==> flow/design.v <==
module divfreq(clk, rst, clk1kHz);
input clk;
input rst;
output clk1kHz;
reg [20:0]count;
reg clk1kHz_q;
assign clk1kHz = (count >= 21'd24) && !clk1kHz_q;
always @(posedge clk)begin
	if (rst) begin
		count <= 0;
		clk1kHz_q <= 0;
	end else if(count < 24)begin
		count <= count + 1'd1;
	end else begin
		clk1kHz_q <= !clk1kHz_q;
		count <= 0;
	end
end
endmodule
module divfreq20(clk, rst, clk20Hz);
input clk;
input rst;
output clk20Hz;
reg [20:0]count20;
reg clk20Hz_q;
assign clk20Hz = (count20 >= 21'd249) && !clk20Hz_q;
always @(posedge clk)begin
	if (rst) begin
		count20 <= 0;
		clk20Hz_q <= 0;
	end else if(count20 < 249)begin
		count20 <= count20 + 1'd1;
	end else begin
		clk20Hz_q <= !clk20Hz_q;
		count20 <= 0;
	end
end
endmodule
module Barrido_filas(clk, rst, clk20Hz, fil);
	input clk;
	input rst;
	input clk20Hz;
	output reg [3:0] fil;
	reg [1:0] contador;
	always @(posedge clk) begin
		if (rst) begin
			contador <= 'b0;
			fil <= 'b0000;
		end else if (clk20Hz) begin
			case(contador)
				'b00: fil <= 'b1000;
				'b01: fil <= 'b0100;
				'b10: fil <= 'b0010;
				'b11: fil <= 'b0001;
			endcase
			contador <= contador + 'b1;
		end
	end
endmodule
module Comparador_col(clk, rst, fil, col, tecla);
	input clk;
	input rst;
	input [3:0]fil;
	input [3:0]col;
	output reg [3:0] tecla;
	reg [3:0] tecla_q;
	always @(*) begin
		tecla = tecla_q;
		if(col == 'b1000)begin  
			case(fil)
				'b1000: tecla = 'd15;
				'b0100: tecla = 'd1;
				'b0010: tecla = 'd4;
				'b0001: tecla = 'd7;
			default: tecla = 'd15;
			endcase
		end if (col == 'b0100)begin  
			case(fil)
				'b1000: tecla = 'd0;
				'b0100: tecla = 'd2;
				'b0010: tecla = 'd5;
				'b0001: tecla = 'd8;
			default: tecla = 'd15;
			endcase
		end if (col == 'b0010)begin  
			case(fil)
				'b1000: tecla = 'd14;
				'b0100: tecla = 'd3;
				'b0010: tecla = 'd6;
				'b0001: tecla = 'd9;
			default: tecla = 'd15;
			endcase
		end if (col == 'b0001)begin  
			case(fil)
				'b1000: tecla = 'd13;
				'b0100: tecla = 'd10;
				'b0010: tecla = 'd11;
				'b0001: tecla = 'd12;
			default: tecla = 'd15;
			endcase
		end
	end
	always @(posedge clk) begin
		if (rst) tecla_q <= 'd15;
		else tecla_q <= tecla;
	end
endmodule
module Conversor(tecla, CSseg);
	input [3:0] tecla;
	output reg [6:0] CSseg;
	parameter segmin = 7'b1111110;  
	parameter segplus = 7'b1101100;  
	parameter segdiv = 7'b1011011;  
	parameter segmult = 7'b1001000;  
	parameter seg0 = 7'b0000001;  
	parameter seg1 = 7'b1001111;  
	parameter seg2 = 7'b0010010;  
	parameter seg3 = 7'b0000110;  
	parameter seg4 = 7'b1001100;  
	parameter seg5 = 7'b0100100;  
	parameter seg6 = 7'b0100000;  
	parameter seg7 = 7'b0001111;  
	parameter seg8 = 7'b0000000;  
	parameter seg9 = 7'b0000100;  
	parameter segA = 7'b0001000;  
	parameter segb = 7'b1100000;  
	parameter segC = 7'b0110001;  
	parameter segd = 7'b1000010;  
	parameter segE = 7'b0110000;  
	parameter segF = 7'b0111000;  
	parameter sego = 7'b1100010;  
	parameter segh = 7'b1101000;  
	parameter segeq = 7'b1110110;  
	parameter nul = 7'b1111111; 
	always @(*)begin
			case(tecla)
				4'b0000: CSseg = seg0;
				4'b0001: CSseg = seg1;
				4'b0010: CSseg = seg2;
				4'b0011: CSseg = seg3;
				4'b0100: CSseg = seg4;
				4'b0101: CSseg = seg5;
				4'b0110: CSseg = seg6;
				4'b0111: CSseg = seg7;
				4'b1000: CSseg = seg8;
				4'b1001: CSseg = seg9;
				4'b1010: CSseg = segplus;
				4'b1011: CSseg = segmin;
				4'b1100: CSseg = segmult;
				4'b1101: CSseg = segdiv;
				4'b1110: CSseg = segeq;
				4'b1111: CSseg = nul;
			endcase
	end
endmodule
module Barrido_displays(clk, rst, btn, btnres, CSseg, clk1kHz, dres, signo_resultado, Sseg, anodos, Ssegnum1, Ssegnum2, operador, signo1);
	input clk;
	input rst;
	input btn;
	input btnres;
	input [6:0] CSseg;
	input clk1kHz;
	input [23:0] dres;
	input [1:0] signo_resultado;
	output reg [6:0] Sseg;
	output reg [7:0] anodos;
	output reg [20:0] Ssegnum1;
	output reg [20:0] Ssegnum2;
	output reg [6:0] operador;
	output reg [6:0] signo1;	
	reg [6:0] Sseg0;
	reg [6:0] Sseg1;
	reg [6:0] Sseg2;
	reg [6:0] Sseg3;
	reg [6:0] Sseg4;
	reg [6:0] Sseg5;
	reg [6:0] Sseg6;
	reg [6:0] Sseg7;
	parameter segmin = 7'b1111110;  
	parameter segplus = 7'b1101100;  
	parameter segdiv = 7'b1011011;  
	parameter segmult = 7'b1001000;  
	parameter seg0 = 7'b0000001;  
	parameter seg1 = 7'b1001111;  
	parameter seg2 = 7'b0010010;  
	parameter seg3 = 7'b0000110;  
	parameter seg4 = 7'b1001100;  
	parameter seg5 = 7'b0100100;  
	parameter seg6 = 7'b0100000;  
	parameter seg7 = 7'b0001111;  
	parameter seg8 = 7'b0000000;  
	parameter seg9 = 7'b0000100;  
	parameter segeq = 7'b1110110;  
	parameter nul = 7'b1111111; 
	reg [2:0]contadorbar;
	reg btnON;
	reg btnresON;
	reg estado;
	reg [2:0]posdisplay;
	always @(posedge clk) begin
	if (rst) begin
		contadorbar = 3'b0;
		Sseg0 = nul;
		Sseg1 = nul;
		Sseg2 = nul;
		Sseg3 = nul;
		Sseg4 = nul;
		Sseg5 = nul;
		Sseg6 = nul;
		Sseg7 = nul;
		btnON = 1'b0;
		btnresON = 'b0;
		estado = 'b0;
		posdisplay = 'b0;
		anodos <= 8'b11111111;
		Sseg <= nul;
		Ssegnum1 <= {nul, nul, nul};
		Ssegnum2 <= {nul, nul, nul};
		signo1 <= nul;
		operador <= nul;
	end else if (clk1kHz) begin
		if (btnres == 'b0 && btnresON == 'b0)begin
			estado = ~estado;
			btnresON = 'b1;
		end
		if (btnres == 'b1) begin
			btnresON = 'b0;
		end
		contadorbar = contadorbar + 1'b1;
		case(contadorbar)
			3'b000: begin anodos <= 8'b11111110; Sseg <= Sseg0; end
			3'b001: begin anodos <= 8'b11111101; Sseg <= Sseg1; end
			3'b010: begin anodos <= 8'b11111011; Sseg <= Sseg2; end
			3'b011: begin anodos <= 8'b11110111; Sseg <= Sseg3; end
			3'b100: begin anodos <= 8'b11101111; Sseg <= Sseg4; end
			3'b101: begin anodos <= 8'b11011111; Sseg <= Sseg5; end
			3'b110: begin anodos <= 8'b10111111; Sseg <= Sseg6; end
			3'b111: begin anodos <= 8'b01111111; Sseg <= Sseg7; end
		endcase
		if (estado == 0)begin
		if (btn == 'b0 && btnON == 'b0)begin
			posdisplay = posdisplay + 'b1;
			btnON = 'b1;
		end
		if (btn == 'b1) begin
			btnON = 'b0;
		end
		case(posdisplay)
			3'b000: Sseg7 = CSseg;
			3'b001: Sseg6 = CSseg;
			3'b010: Sseg5 = CSseg;
			3'b011: Sseg4 = CSseg;
			3'b100: Sseg3 = CSseg;
			3'b101: Sseg2 = CSseg;
			3'b110: Sseg1 = CSseg;
			3'b111: Sseg0 = CSseg;
		endcase 
		Ssegnum1 <= {Sseg6, Sseg5, Sseg4};
		Ssegnum2 <= {Sseg2, Sseg1, Sseg0};
		signo1 <= Sseg7;
		operador <= Sseg3;
		end
		if (estado == 1) begin
			if(signo_resultado == 2)begin
			Sseg0 = 7'b0110001;  
			Sseg1 = seg0;	 
			Sseg2 = 7'b0110001;	 
			Sseg3 = 7'b0110001;	 
			Sseg4 = 7'b0110000;	 
			Sseg5 = nul;
			Sseg6 = nul;
			Sseg7 = nul;
			end else begin
			case(dres[3:0])
				4'b0000: Sseg0 = seg0;
				4'b0001: Sseg0 = seg1;
				4'b0010: Sseg0 = seg2;
				4'b0011: Sseg0 = seg3;
				4'b0100: Sseg0 = seg4;
				4'b0101: Sseg0 = seg5;
				4'b0110: Sseg0 = seg6;
				4'b0111: Sseg0 = seg7;
				4'b1000: Sseg0 = seg8;
				4'b1001: Sseg0 = seg9;
				default: Sseg0 = nul;
			endcase
			case(dres[7:4])
				4'b0000: Sseg1 = seg0;
				4'b0001: Sseg1 = seg1;
				4'b0010: Sseg1 = seg2;
				4'b0011: Sseg1 = seg3;
				4'b0100: Sseg1 = seg4;
				4'b0101: Sseg1 = seg5;
				4'b0110: Sseg1 = seg6;
				4'b0111: Sseg1 = seg7;
				4'b1000: Sseg1 = seg8;
				4'b1001: Sseg1 = seg9;
				default: Sseg1 = nul;
			endcase
			case(dres[11:8])
				4'b0000: Sseg2 = seg0;
				4'b0001: Sseg2 = seg1;
				4'b0010: Sseg2 = seg2;
				4'b0011: Sseg2 = seg3;
				4'b0100: Sseg2 = seg4;
				4'b0101: Sseg2 = seg5;
				4'b0110: Sseg2 = seg6;
				4'b0111: Sseg2 = seg7;
				4'b1000: Sseg2 = seg8;
				4'b1001: Sseg2 = seg9;
				default: Sseg2 = nul;
			endcase
			case(dres[15:12])
				4'b0000: Sseg3 = seg0;
				4'b0001: Sseg3 = seg1;
				4'b0010: Sseg3 = seg2;
				4'b0011: Sseg3 = seg3;
				4'b0100: Sseg3 = seg4;
				4'b0101: Sseg3 = seg5;
				4'b0110: Sseg3 = seg6;
				4'b0111: Sseg3 = seg7;
				4'b1000: Sseg3 = seg8;
				4'b1001: Sseg3 = seg9;
				default: Sseg3 = nul;
			endcase
			case(dres[19:16])
				4'b0000: Sseg4 = seg0;
				4'b0001: Sseg4 = seg1;
				4'b0010: Sseg4 = seg2;
				4'b0011: Sseg4 = seg3;
				4'b0100: Sseg4 = seg4;
				4'b0101: Sseg4 = seg5;
				4'b0110: Sseg4 = seg6;
				4'b0111: Sseg4 = seg7;
				4'b1000: Sseg4 = seg8;
				4'b1001: Sseg4 = seg9;
				default: Sseg4 = nul;
			endcase
			case(dres[23:20])
				4'b0000: Sseg5 = seg0;
				4'b0001: Sseg5 = seg1;
				4'b0010: Sseg5 = seg2;
				4'b0011: Sseg5 = seg3;
				4'b0100: Sseg5 = seg4;
				4'b0101: Sseg5 = seg5;
				4'b0110: Sseg5 = seg6;
				4'b0111: Sseg5 = seg7;
				4'b1000: Sseg5 = seg8;
				4'b1001: Sseg5 = seg9;
				default: Sseg5 = nul;
			endcase
			if(signo_resultado == 0) begin
				Sseg6 = nul;
				Sseg7 = nul;
			end else begin 
				Sseg6 = segmin;
				Sseg7 = nul;
			end
			end		
		end
	end
	end
endmodule
module Ssegtobin (clk, rst, Ssegnum1, Ssegnum2, signo1, operador, num1, num2, sig1, oper);
	input clk;
	input rst;
	input [20:0] Ssegnum1;
	input [20:0] Ssegnum2;
	input [6:0] signo1;
	input [6:0] operador;
	output reg [9:0] num1;
	output reg [9:0] num2;
	output reg sig1;
	output reg [1:0] oper;
	reg [3:0] digit11;
	reg [3:0] digit12;
	reg [3:0] digit13;
	reg [3:0] digit21;
	reg [3:0] digit22;
	reg [3:0] digit23;
	parameter [6:0] segmin = 7'b1111110;  
	parameter [6:0] segplus = 7'b1101100;  
	parameter [6:0] segdiv = 7'b1011011;  
	parameter [6:0] segmult = 7'b1001000;  
	parameter [6:0] seg0 = 7'b0000001;  
	parameter [6:0] seg1 = 7'b1001111;  
	parameter [6:0] seg2 = 7'b0010010;  
	parameter [6:0] seg3 = 7'b0000110;  
	parameter [6:0] seg4 = 7'b1001100;  
	parameter [6:0] seg5 = 7'b0100100;  
	parameter [6:0] seg6 = 7'b0100000;  
	parameter [6:0] seg7 = 7'b0001111;  
	parameter [6:0] seg8 = 7'b0000000;  
	parameter [6:0] seg9 = 7'b0000100;  
	parameter [6:0] nul = 7'b1111111; 
	reg [3:0] digit11_q;
	reg [3:0] digit12_q;
	reg [3:0] digit13_q;
	reg [3:0] digit21_q;
	reg [3:0] digit22_q;
	reg [3:0] digit23_q;
	reg [1:0] oper_q;
	always @(posedge clk) begin
		if (rst) begin
			digit11_q <= 'b0;
			digit12_q <= 'b0;
			digit13_q <= 'b0;
			digit21_q <= 'b0;
			digit22_q <= 'b0;
			digit23_q <= 'b0;
			oper_q <= 'b0;
		end else begin
			digit11_q <= digit11;
			digit12_q <= digit12;
			digit13_q <= digit13;
			digit21_q <= digit21;
			digit22_q <= digit22;
			digit23_q <= digit23;
			oper_q <= oper;
		end
	end
	always @(*)begin
		digit11 = digit11_q;
		digit12 = digit12_q;
		digit13 = digit13_q;
		digit21 = digit21_q;
		digit22 = digit22_q;
		digit23 = digit23_q;
		oper = oper_q;
		case(Ssegnum1[6:0])
			seg0: digit13 = 'd0;
			seg1: digit13 = 'd1;
			seg2: digit13 = 'd2;
			seg3: digit13 = 'd3;
			seg4: digit13 = 'd4;
			seg5: digit13 = 'd5;
			seg6: digit13 = 'd6;
			seg7: digit13 = 'd7;
			seg8: digit13 = 'd8;
			seg9: digit13 = 'd9;
			default: ;
		endcase
		case(Ssegnum1[13:7])
			seg0: digit12 = 'd0;
			seg1: digit12 = 'd1;
			seg2: digit12 = 'd2;
			seg3: digit12 = 'd3;
			seg4: digit12 = 'd4;
			seg5: digit12 = 'd5;
			seg6: digit12 = 'd6;
			seg7: digit12 = 'd7;
			seg8: digit12 = 'd8;
			seg9: digit12 = 'd9;
			default: ;
		endcase
		case(Ssegnum1[20:14])
			seg0: digit11 = 'd0;
			seg1: digit11 = 'd1;
			seg2: digit11 = 'd2;
			seg3: digit11 = 'd3;
			seg4: digit11 = 'd4;
			seg5: digit11 = 'd5;
			seg6: digit11 = 'd6;
			seg7: digit11 = 'd7;
			seg8: digit11 = 'd8;
			seg9: digit11 = 'd9;
			default: ;
		endcase
		case(Ssegnum2[6:0])
			seg0: digit23 = 'd0;
			seg1: digit23 = 'd1;
			seg2: digit23 = 'd2;
			seg3: digit23 = 'd3;
			seg4: digit23 = 'd4;
			seg5: digit23 = 'd5;
			seg6: digit23 = 'd6;
			seg7: digit23 = 'd7;
			seg8: digit23 = 'd8;
			seg9: digit23 = 'd9;
			default: ;
		endcase
		case(Ssegnum2[13:7])
			seg0: digit22 = 'd0;
			seg1: digit22 = 'd1;
			seg2: digit22 = 'd2;
			seg3: digit22 = 'd3;
			seg4: digit22 = 'd4;
			seg5: digit22 = 'd5;
			seg6: digit22 = 'd6;
			seg7: digit22 = 'd7;
			seg8: digit22 = 'd8;
			seg9: digit22 = 'd9;
			default: ;
		endcase
		case(Ssegnum2[20:14])
			seg0: digit21 = 'd0;
			seg1: digit21 = 'd1;
			seg2: digit21 = 'd2;
			seg3: digit21 = 'd3;
			seg4: digit21 = 'd4;
			seg5: digit21 = 'd5;
			seg6: digit21 = 'd6;
			seg7: digit21 = 'd7;
			seg8: digit21 = 'd8;
			seg9: digit21 = 'd9;
			default: ;
		endcase
		case(operador)
			segplus: oper = 'd0;
			segmin:  oper = 'd1;
			segmult: oper = 'd2;
			segdiv:  oper = 'd3;
			default: ;
		endcase
		sig1 = (signo1 == nul) ? 'd0:'d1;
		num1 = (digit11 * 'd100) + (digit12 * 'd10) + digit13;
		num2 = (digit21 * 'd100) + (digit22 * 'd10) + digit23;
	end
endmodule
module Operacion (num1, num2, sig1, oper, resultado, signo_resultado);
	input [9:0]num1;
	input [9:0]num2;
	input sig1;
	input [1:0]oper;
	output reg [19:0] resultado;
	output reg [1:0] signo_resultado;
	always @(*)begin
		resultado = 'd0;
		signo_resultado = 'd0;
		case(oper)
			'd0: begin	if (sig1 == 0) begin  
						resultado = num1 + num2;
						signo_resultado = 'd0;
					end else begin
						if (num1 > num2)begin
							resultado = num1 - num2;
							signo_resultado = 'd1;
						end else begin
							resultado = num2 - num1;
							signo_resultado = 'd0;
						end
					end
				end
			'd1: begin	if (sig1 == 1) begin  
						resultado = num1 + num2;
						signo_resultado = 'd1;
					end else begin
						if (num2 > num1)begin
							resultado = num2 - num1;
							signo_resultado = 'd1;
						end else begin
							resultado = num1 - num2;
							signo_resultado = 'd0;
						end
					end
				end
			'd2: begin resultado = num1*num2;
							if (sig1 == 0) begin  
								signo_resultado = 'd0;
							end else signo_resultado = 'd1;
			end
			'd3: begin if(num2 != 0 && num1 % num2 == 0) begin  
								resultado = num1/num2;
								if (sig1 == 0) begin  
									signo_resultado = 'd0;
								end else signo_resultado = 'd1;	
							end else signo_resultado = 'd2;
			end
		endcase
	end
endmodule
module Digitos_result (resultado, dres);
	input [19:0] resultado;
	output reg [23:0] dres;
	integer i;
	reg [43:0] sh;
	always @(*)begin
		sh = {24'd0, resultado};
		for (i = 0; i < 20; i = i + 1) begin
			if (sh[23:20] >= 5) sh[23:20] = sh[23:20] + 4'd3;
			if (sh[27:24] >= 5) sh[27:24] = sh[27:24] + 4'd3;
			if (sh[31:28] >= 5) sh[31:28] = sh[31:28] + 4'd3;
			if (sh[35:32] >= 5) sh[35:32] = sh[35:32] + 4'd3;
			if (sh[39:36] >= 5) sh[39:36] = sh[39:36] + 4'd3;
			if (sh[43:40] >= 5) sh[43:40] = sh[43:40] + 4'd3;
			sh = sh << 1;
		end
		dres = sh[43:20];
	end
endmodule
module Calculator2_0(clk, rst, col, btn, btnres, fil, Sseg, anodos);
	input clk;
	input rst;
	input [3:0] col;
	input btn;
	input btnres;
	output [3:0] fil;
	output [6:0] Sseg;
	output [7:0] anodos;
	wire clk1kHz;
	wire clk20Hz;
	wire [3:0]tecla;
	wire [20:0] Ssegnum1;
	wire [20:0] Ssegnum2;
	wire [6:0] signo1;
	wire [6:0] operador;
	wire [9:0] num1;
	wire [9:0] num2;
	wire sig1;
	wire [1:0] oper;
	wire [19:0] resultado;
	wire [1:0] signo_resultado;
	wire [23:0] dres;
	wire [6:0] CSseg;
	divfreq div(clk, rst, clk1kHz);
	divfreq20 div20(clk, rst, clk20Hz);
	Barrido_filas barfil(clk, rst, clk20Hz, fil);
	Comparador_col comp(clk, rst, fil, col, tecla);
	Conversor print(tecla, CSseg);
	Barrido_displays bardisp(clk, rst, btn, btnres, CSseg, clk1kHz, dres, signo_resultado, Sseg, anodos, Ssegnum1, Ssegnum2, operador, signo1);
	Ssegtobin convsegtobin(clk, rst, Ssegnum1, Ssegnum2, signo1, operador, num1, num2, sig1, oper);
	Operacion op(num1, num2, sig1, oper, resultado, signo_resultado);
	Digitos_result digres(resultado, dres);
endmodule
# Step by step through the tools: Calculator2_0
# Tool output for the design above, in the order of the flow.
# Lines are those of the file above, counted from 1.
# Operators carry their Yosys type and port widths (W data, S select, Z words).
# Cell names lack the library's common part.
# A cell with -- has no value.
[inputs] top_module="Calculator2_0" clk_port="clk" library="sky130hd" pvt_corner="tt_025C_1v80"

# Word level
# Yosys after proc, flatten, opt, wreduce and memory -nomap, before mapping. Memory bits, and registers merged into a memory's read port (data or address), are not among the register bits. Print and check cells are not counted.
# Yosys's memory passes give these memory sizes; they may raise the number of words (mostly to a power of two), join words into wider ones and drop unused or constant bits.
[word_totals] mem_count=7 mem_bits_ro=784 elab_cells=560 regBits=216 out_inout_bits=19 inputBits=8
[memory_table] name="(name not given)" words=16 word_bits=7 rd=1 wr=0 line=274 rtl="case(dres[3:0])"
[memory_table] name="(name not given)" words=16 word_bits=7 rd=1 wr=0 line=287 rtl="case(dres[7:4])"
[memory_table] name="(name not given)" words=16 word_bits=7 rd=1 wr=0 line=300 rtl="case(dres[11:8])"
[memory_table] name="(name not given)" words=16 word_bits=7 rd=1 wr=0 line=313 rtl="case(dres[15:12])"
[memory_table] name="(name not given)" words=16 word_bits=7 rd=1 wr=0 line=326 rtl="case(dres[19:16])"
[memory_table] name="(name not given)" words=16 word_bits=7 rd=1 wr=0 line=339 rtl="case(dres[23:20])"
# Memories not listed: 1.
[op_classes] compare=105 n_addsub=111 n_logic=8 div_mod_pow=2 n_mux=166 n_mul=5 reduce_and_logical=35 n_eq=88
[ops] operator="$ge A4 B3 Y1 const B" count=93
[ops] operator="$mux W4" count=86
[ops] operator="$mod A10 B10 Y32" count=1
[ops] operator="$add A4 B2 Y4 const B" count=80
[ops] operator="$pmux W4 S10" count=6
[ops] operator="$div A10 B10 Y20" count=1
[ops] operator="$mul A10 B10 Y20" count=1
[ops] operator="$eq A7 B7 Y1 const B" count=17
[ops] operator="$pmux W7 S2" count=8
[ops] operator="$mux W7" count=15
[ops] operator="$mux W20" count=5
[ops] operator="$eq A7 B3 Y1 const B" count=12
[ops] operator="$eq A7 B6 Y1 const B" count=12
[ops] operator="$pmux W20 S4" count=1
[ops] operator="$mul A4 B5 Y8 const B" count=2
[ops] operator="$pmux W8 S8" count=1
[ops] operator="$mux W3" count=21
[ops] operator="$reduce_or A7 Y1" count=8
[ops] operator="$pmux W7 S8" count=1
[ops] operator="$pmux W4 S4" count=3
[ops] operator="$add A21 B1 Y21 const B" count=2
[ops] operator="$mul A4 B3 Y7 const B" count=2
[ops] operator="$eq A7 B1 Y1 const B" count=6
[ops] operator="$eq A7 B4 Y1 const B" count=6
[ops] operator="$eq A7 B5 Y1 const B" count=6
[ops] operator="$logic_not A7 Y1" count=6
[ops] operator="$add A3 B2 Y3 const B" count=13
[ops] operator="$logic_not A32 Y1" count=1
# Not listed: further kinds 39, cells in them 104.

# Logic depth
# Longest topological path by Yosys (ltp), each cell counted once; first at word level (registers and memories cut), then after technology mapping (sequential cells cut; the memories' decode and read muxes count).
[depth] word_depth=48 ABC_AREA=1 ltp_mapped=684 mapped_depth_nobuf=652

# Synthesis result
# Yosys stat after the flow's synthesis: flattened, memories mapped to cells. It holds for the ABC_AREA given above (unset counts as 0); a run with the other value may have another netlist.
[mapped] ff_cells=288 stdcells=9809 mapped_area_um2=62347.3 buffers=151 sequential_area_um2=5765.5
[types] cell="ha_1" count=680 type_area_um2=8508.16
[types] cell="nand2_1" count=2192 type_area_um2=8.23E+03
[types] cell="dfxtp_1" count=288 type_area_um2=5765.53
[types] cell="inv_1" count=1434 type_area_um2=5.38E+03
[types] cell="nor2_1" count=787 type_area_um2=2.95E+03
[types] cell="nand3_1" count=563 type_area_um2=2.82E+03
[types] cell="o21ai_0" count=538 type_area_um2=2.69E+03
[types] cell="nand2_2" count=389 type_area_um2=2.43E+03
[types] cell="xor2_1" count=260 type_area_um2=2.28E+03
[types] cell="a21oi_1" count=419 type_area_um2=2.1E+03
[types] cell="nand3_2" count=184 type_area_um2=1.84E+03
[types] cell="nand4_1" count=251 type_area_um2=1.57E+03
[types] cell="fa_1" count=76 type_area_um2=1.52E+03
[types] cell="xnor2_1" count=150 type_area_um2=1313.76
[types] cell="nand2_4" count=98 type_area_um2=1.1E+03
[types] cell="nand3_4" count=45 type_area_um2=788.256
[types] cell="nor2_4" count=68 type_area_um2=765.734
[types] cell="nor2_2" count=112 type_area_um2=700.672
# Not listed: further types 86, cells in them 1275.

# Worst setup path after synthesis
# Path of least setup slack by OpenSTA after synthesis, without wires, with an ideal clock, recovery checks aside; 20% of the period is set as input and as output delay. Where synthesis merged equal registers, the netlist keeps one of their names.
[synth_timing] path_kind="register -> register" startpoint="register bardisp.Ssegnum2[11]" endpoint="register bardisp.Sseg5[3]" tclk_ps=110000 t_first_pin_ps=0 slack_ps=25959 arrival_ps=83925 path_buffers=35 path_delay_ps=84041 setup_time_ps=116 stages=652 required_time_ps=109884 synth_period_reached_ps=84041
# "path_delay_ps" = arrival - input delay + setup time.
# "stages": output pins that drive a net of the path, with the launching flip-flop's if there is one; two outputs of one cell count as two.
# "synth_period_reached_ps" is the clock period less the worst setup slack; recovery checks do not enter. This is arithmetic on one report: input and output delays are still those of the set period (20% each).
# The rows between start and end are the longest chain of elaborated cells between them; the timing report does not say that the signal goes this way. Where chains are equally long, one stands for them.
# Each line given opens the expression or statement behind the cell; cells for indexed reads and writes are added by Yosys, which also makes memories of some case tables.
# A memory read counts as a cell of the chain, while the word-level depth stops at memories.
# A register here has more assigning lines than the two given.
[synth_between] path_cell_list="dfxtp_1 > nor3_1 > inv_1 > nor3_1 > or2_2 > nor3_1 > nand3_1 > inv_1 > a21oi_1 > inv_1 > ha_1 > ha_1 > fa_1 > xnor2_1 > ha_1 > ha_1 > nand2_1 > nor2_1 > (+616 left out) > nand3_4 > xor2_1 > nand2_2 > nand2_2 > inv_2 > nand2_1 > and2_4 > inv_1 > ha_1 > o21a_4 > nand2_4 > xor2_1 > inv_1 > ha_1 > nor2_1 > nor2_1 > o21ai_1 > nand2_1" elab_chain_cells=51 cone_cells=293 cone_classes="add/sub (89); mul (2); div (2); compare (86); eq/ne (10); mux (99); reduce/logical (4); memory (1)"
[synth_lines] element="from (decl)" line=168 rtl="output reg [20:0] Ssegnum2;"
[synth_lines] element="from (assign)" line=218 rtl="Ssegnum2 <= {nul, nul, nul};"
[synth_lines] element="from (assign)" line=259 rtl="Ssegnum2 <= {Sseg2, Sseg1, Sseg0};"
[synth_lines] element="$eq A7 B3 Y1" line=482 rtl="case(Ssegnum2[13:7])"
[synth_lines] element="$pmux W4 S10" line=482
[synth_lines] element="$mul A4 B3 Y7" line=517 rtl="num2 = (digit21 * 'd100) + (digit22 * 'd10) + digit23;"
[synth_lines] element="$add A10 B10 Y10" line=517
[synth_lines] element="$add A10 B4 Y10" line=517
[synth_lines] element="$mod A10 B10 Y32" line=562 rtl="'d3: begin if(num2 != 0 && num1 % num2 == 0) begin"
[synth_lines] element="$logic_not A32 Y1" line=562
[synth_lines] element="(+37 left out)"
[synth_lines] element="$add A4 B2 Y4" line=583 rtl="if (sh[35:32] >= 5) sh[35:32] = sh[35:32] + 4'd3;"
[synth_lines] element="$mux W4" line=583
[synth_lines] element="$add A4 B2 Y4" line=584 rtl="if (sh[39:36] >= 5) sh[39:36] = sh[39:36] + 4'd3;"
[synth_lines] element="$mux W4" line=584
[synth_lines] element="$mem_v2 Z16 W7" line=339 rtl="case(dres[23:20])"
[synth_lines] element="$mux W7" line=264 rtl="if(signo_resultado == 2)begin"
[synth_lines] element="$mux W7" line=263 rtl="if (estado == 1) begin"
[synth_lines] element="to (assign)" line=251 rtl="3'b010: Sseg5 = CSseg;"
[synth_lines] element="to (assign)" line=270 rtl="Sseg5 = nul;"
[synth_lines] element="to (decl)" line=176 rtl="reg [6:0] Sseg5;"

# Worst path after layout
# From the final timing report of flow run 1: the path of least setup slack in the routed layout; clock arrival at registers is part of the times.
# The path's times are printed in steps of 10 ps; the period is the one set.
[layout_timing] path_kind="register -> register" startpoint="register bardisp.Ssegnum2[18]" endpoint="register bardisp.Sseg5[3]" path_buffers=1 stages=617 slack_ps=73980 tclk_ps=170000 arrival_ps=96490 required_time_ps=170480 t_first_pin_ps=550 setup_time_ps=70
# The rows between start and end are the longest chain of elaborated cells between them; the timing report does not say that the signal goes this way. Where chains are equally long, one stands for them.
# A memory read counts as a cell of the chain, while the word-level depth stops at memories.
# A register here has more assigning lines than the two given.
[layout_between] path_cell_list="dfxtp_1 > inv_1 > nand2_1 > inv_1 > nand2_1 > inv_1 > nor2_1 > inv_1 > nor4_1 > inv_1 > nor2_1 > inv_1 > o21ai_0 > inv_1 > ha_1 > inv_1 > fa_1 > inv_1 > (+581 left out) > nand3_4 > xor2_1 > nand2_2 > nand2_2 > inv_2 > nand2_1 > and2_4 > inv_1 > ha_1 > o21a_4 > nand2_4 > xor2_1 > inv_1 > ha_1 > nor2_1 > nor2_1 > o21ai_1 > nand2_1" elab_chain_cells=51 cone_cells=293 cone_classes="add/sub (89); mul (2); div (2); compare (86); eq/ne (10); mux (99); reduce/logical (4); memory (1)"
[layout_lines] element="from (decl)" line=168 rtl="output reg [20:0] Ssegnum2;"
[layout_lines] element="from (assign)" line=218 rtl="Ssegnum2 <= {nul, nul, nul};"
[layout_lines] element="from (assign)" line=259 rtl="Ssegnum2 <= {Sseg2, Sseg1, Sseg0};"
[layout_lines] element="$eq A7 B3 Y1" line=495 rtl="case(Ssegnum2[20:14])"
[layout_lines] element="$pmux W4 S10" line=495
[layout_lines] element="$mul A4 B5 Y8" line=517 rtl="num2 = (digit21 * 'd100) + (digit22 * 'd10) + digit23;"
[layout_lines] element="$add A10 B10 Y10" line=517
[layout_lines] element="$add A10 B4 Y10" line=517
[layout_lines] element="$mod A10 B10 Y32" line=562 rtl="'d3: begin if(num2 != 0 && num1 % num2 == 0) begin"
[layout_lines] element="$logic_not A32 Y1" line=562
[layout_lines] element="(+37 left out)"
[layout_lines] element="$add A4 B2 Y4" line=583 rtl="if (sh[35:32] >= 5) sh[35:32] = sh[35:32] + 4'd3;"
[layout_lines] element="$mux W4" line=583
[layout_lines] element="$add A4 B2 Y4" line=584 rtl="if (sh[39:36] >= 5) sh[39:36] = sh[39:36] + 4'd3;"
[layout_lines] element="$mux W4" line=584
[layout_lines] element="$mem_v2 Z16 W7" line=339 rtl="case(dres[23:20])"
[layout_lines] element="$mux W7" line=264 rtl="if(signo_resultado == 2)begin"
[layout_lines] element="$mux W7" line=263 rtl="if (estado == 1) begin"
[layout_lines] element="to (assign)" line=251 rtl="3'b010: Sseg5 = CSseg;"
[layout_lines] element="to (assign)" line=270 rtl="Sseg5 = nul;"
[layout_lines] element="to (decl)" line=176 rtl="reg [6:0] Sseg5;"

Lab notebook: Calculator2_0

Measured results for Calculator2_0: 4 stored runs of the Yosys and OpenROAD flow on sky130hd. The settings differ; the order carries no meaning. The constraints put input and output delay at 20% of the set period each and load the outputs with 0.01 pF.
"worst setup path time" = time allowed to the worst setup path (clock period - input delay - output delay, where it has them) - its slack; a late launch clock adds to it, a late capture clock takes from it.
"worst setup path time" is known to 10 ps.
[flow run 1] settings: ABC_AREA=1, CELL_PAD_IN_SITES_GLOBAL_PLACEMENT=1, CORE_ASPECT_RATIO=1.5, CORE_MARGIN=9, CTS_CLUSTER_DIAMETER=291, CTS_CLUSTER_SIZE=61, PLACE_DENSITY=0.83, SLEW_MARGIN=40, TNS_END_PERCENT=30, period_ns=170.0, CAP_MARGIN=20, CORE_UTILIZATION=40
[flow run 1] result: chip area after synthesis (Yosys) 62347.3 sq um, die area 170698.0 sq um, standard-cell area of the final layout 64779.6 sq um, utilization 0.418, worst setup slack after layout 73981 ps, total negative slack 0 ps, worst hold slack 464 ps, worst setup path time 96020 ps, worst setup path kind register -> register
[flow run 2] settings: CORE_UTILIZATION=40, period_ns=110, CAP_MARGIN=20, CORE_MARGIN=2, SLEW_MARGIN=20
[flow run 2] result: chip area after synthesis (Yosys) 57043.5 sq um, die area 145645.0 sq um, standard-cell area of the final layout 61694.2 sq um, utilization 0.436, worst setup slack after layout 7166 ps, total negative slack 0 ps, worst hold slack 456 ps, worst setup path time 102830 ps, worst setup path kind register -> register
[flow run 3] settings: CELL_PAD_IN_SITES_DETAIL_PLACEMENT=2, CELL_PAD_IN_SITES_GLOBAL_PLACEMENT=3, CORE_ASPECT_RATIO=0.99, CORE_UTILIZATION=48, CTS_CLUSTER_DIAMETER=58, CTS_CLUSTER_SIZE=66, GPL_TIMING_DRIVEN=0, MIN_ROUTING_LAYER=met1, PLACE_DENSITY=0.55, SETUP_SLACK_MARGIN=-2.0, TNS_END_PERCENT=25, period_ns=121.0, CAP_MARGIN=20, CORE_MARGIN=2, SLEW_MARGIN=20
[flow run 3] result: did not finish, placement stopped with GPL-0301
[flow run 4] settings: ABC_AREA=1, CTS_CLUSTER_DIAMETER=291, CTS_CLUSTER_SIZE=60, SETUP_SLACK_MARGIN=5.0, TNS_END_PERCENT=15, period_ns=110.0, CAP_MARGIN=20, CORE_MARGIN=2, CORE_UTILIZATION=40, SLEW_MARGIN=20
[flow run 4] result: chip area after synthesis (Yosys) 62347.3 sq um, die area 159041.0 sq um, standard-cell area of the final layout 64814.7 sq um, utilization 0.42, worst setup slack after layout 16127 ps, total negative slack 0 ps, worst hold slack 463 ps, worst setup path time 93870 ps, worst setup path kind register -> register
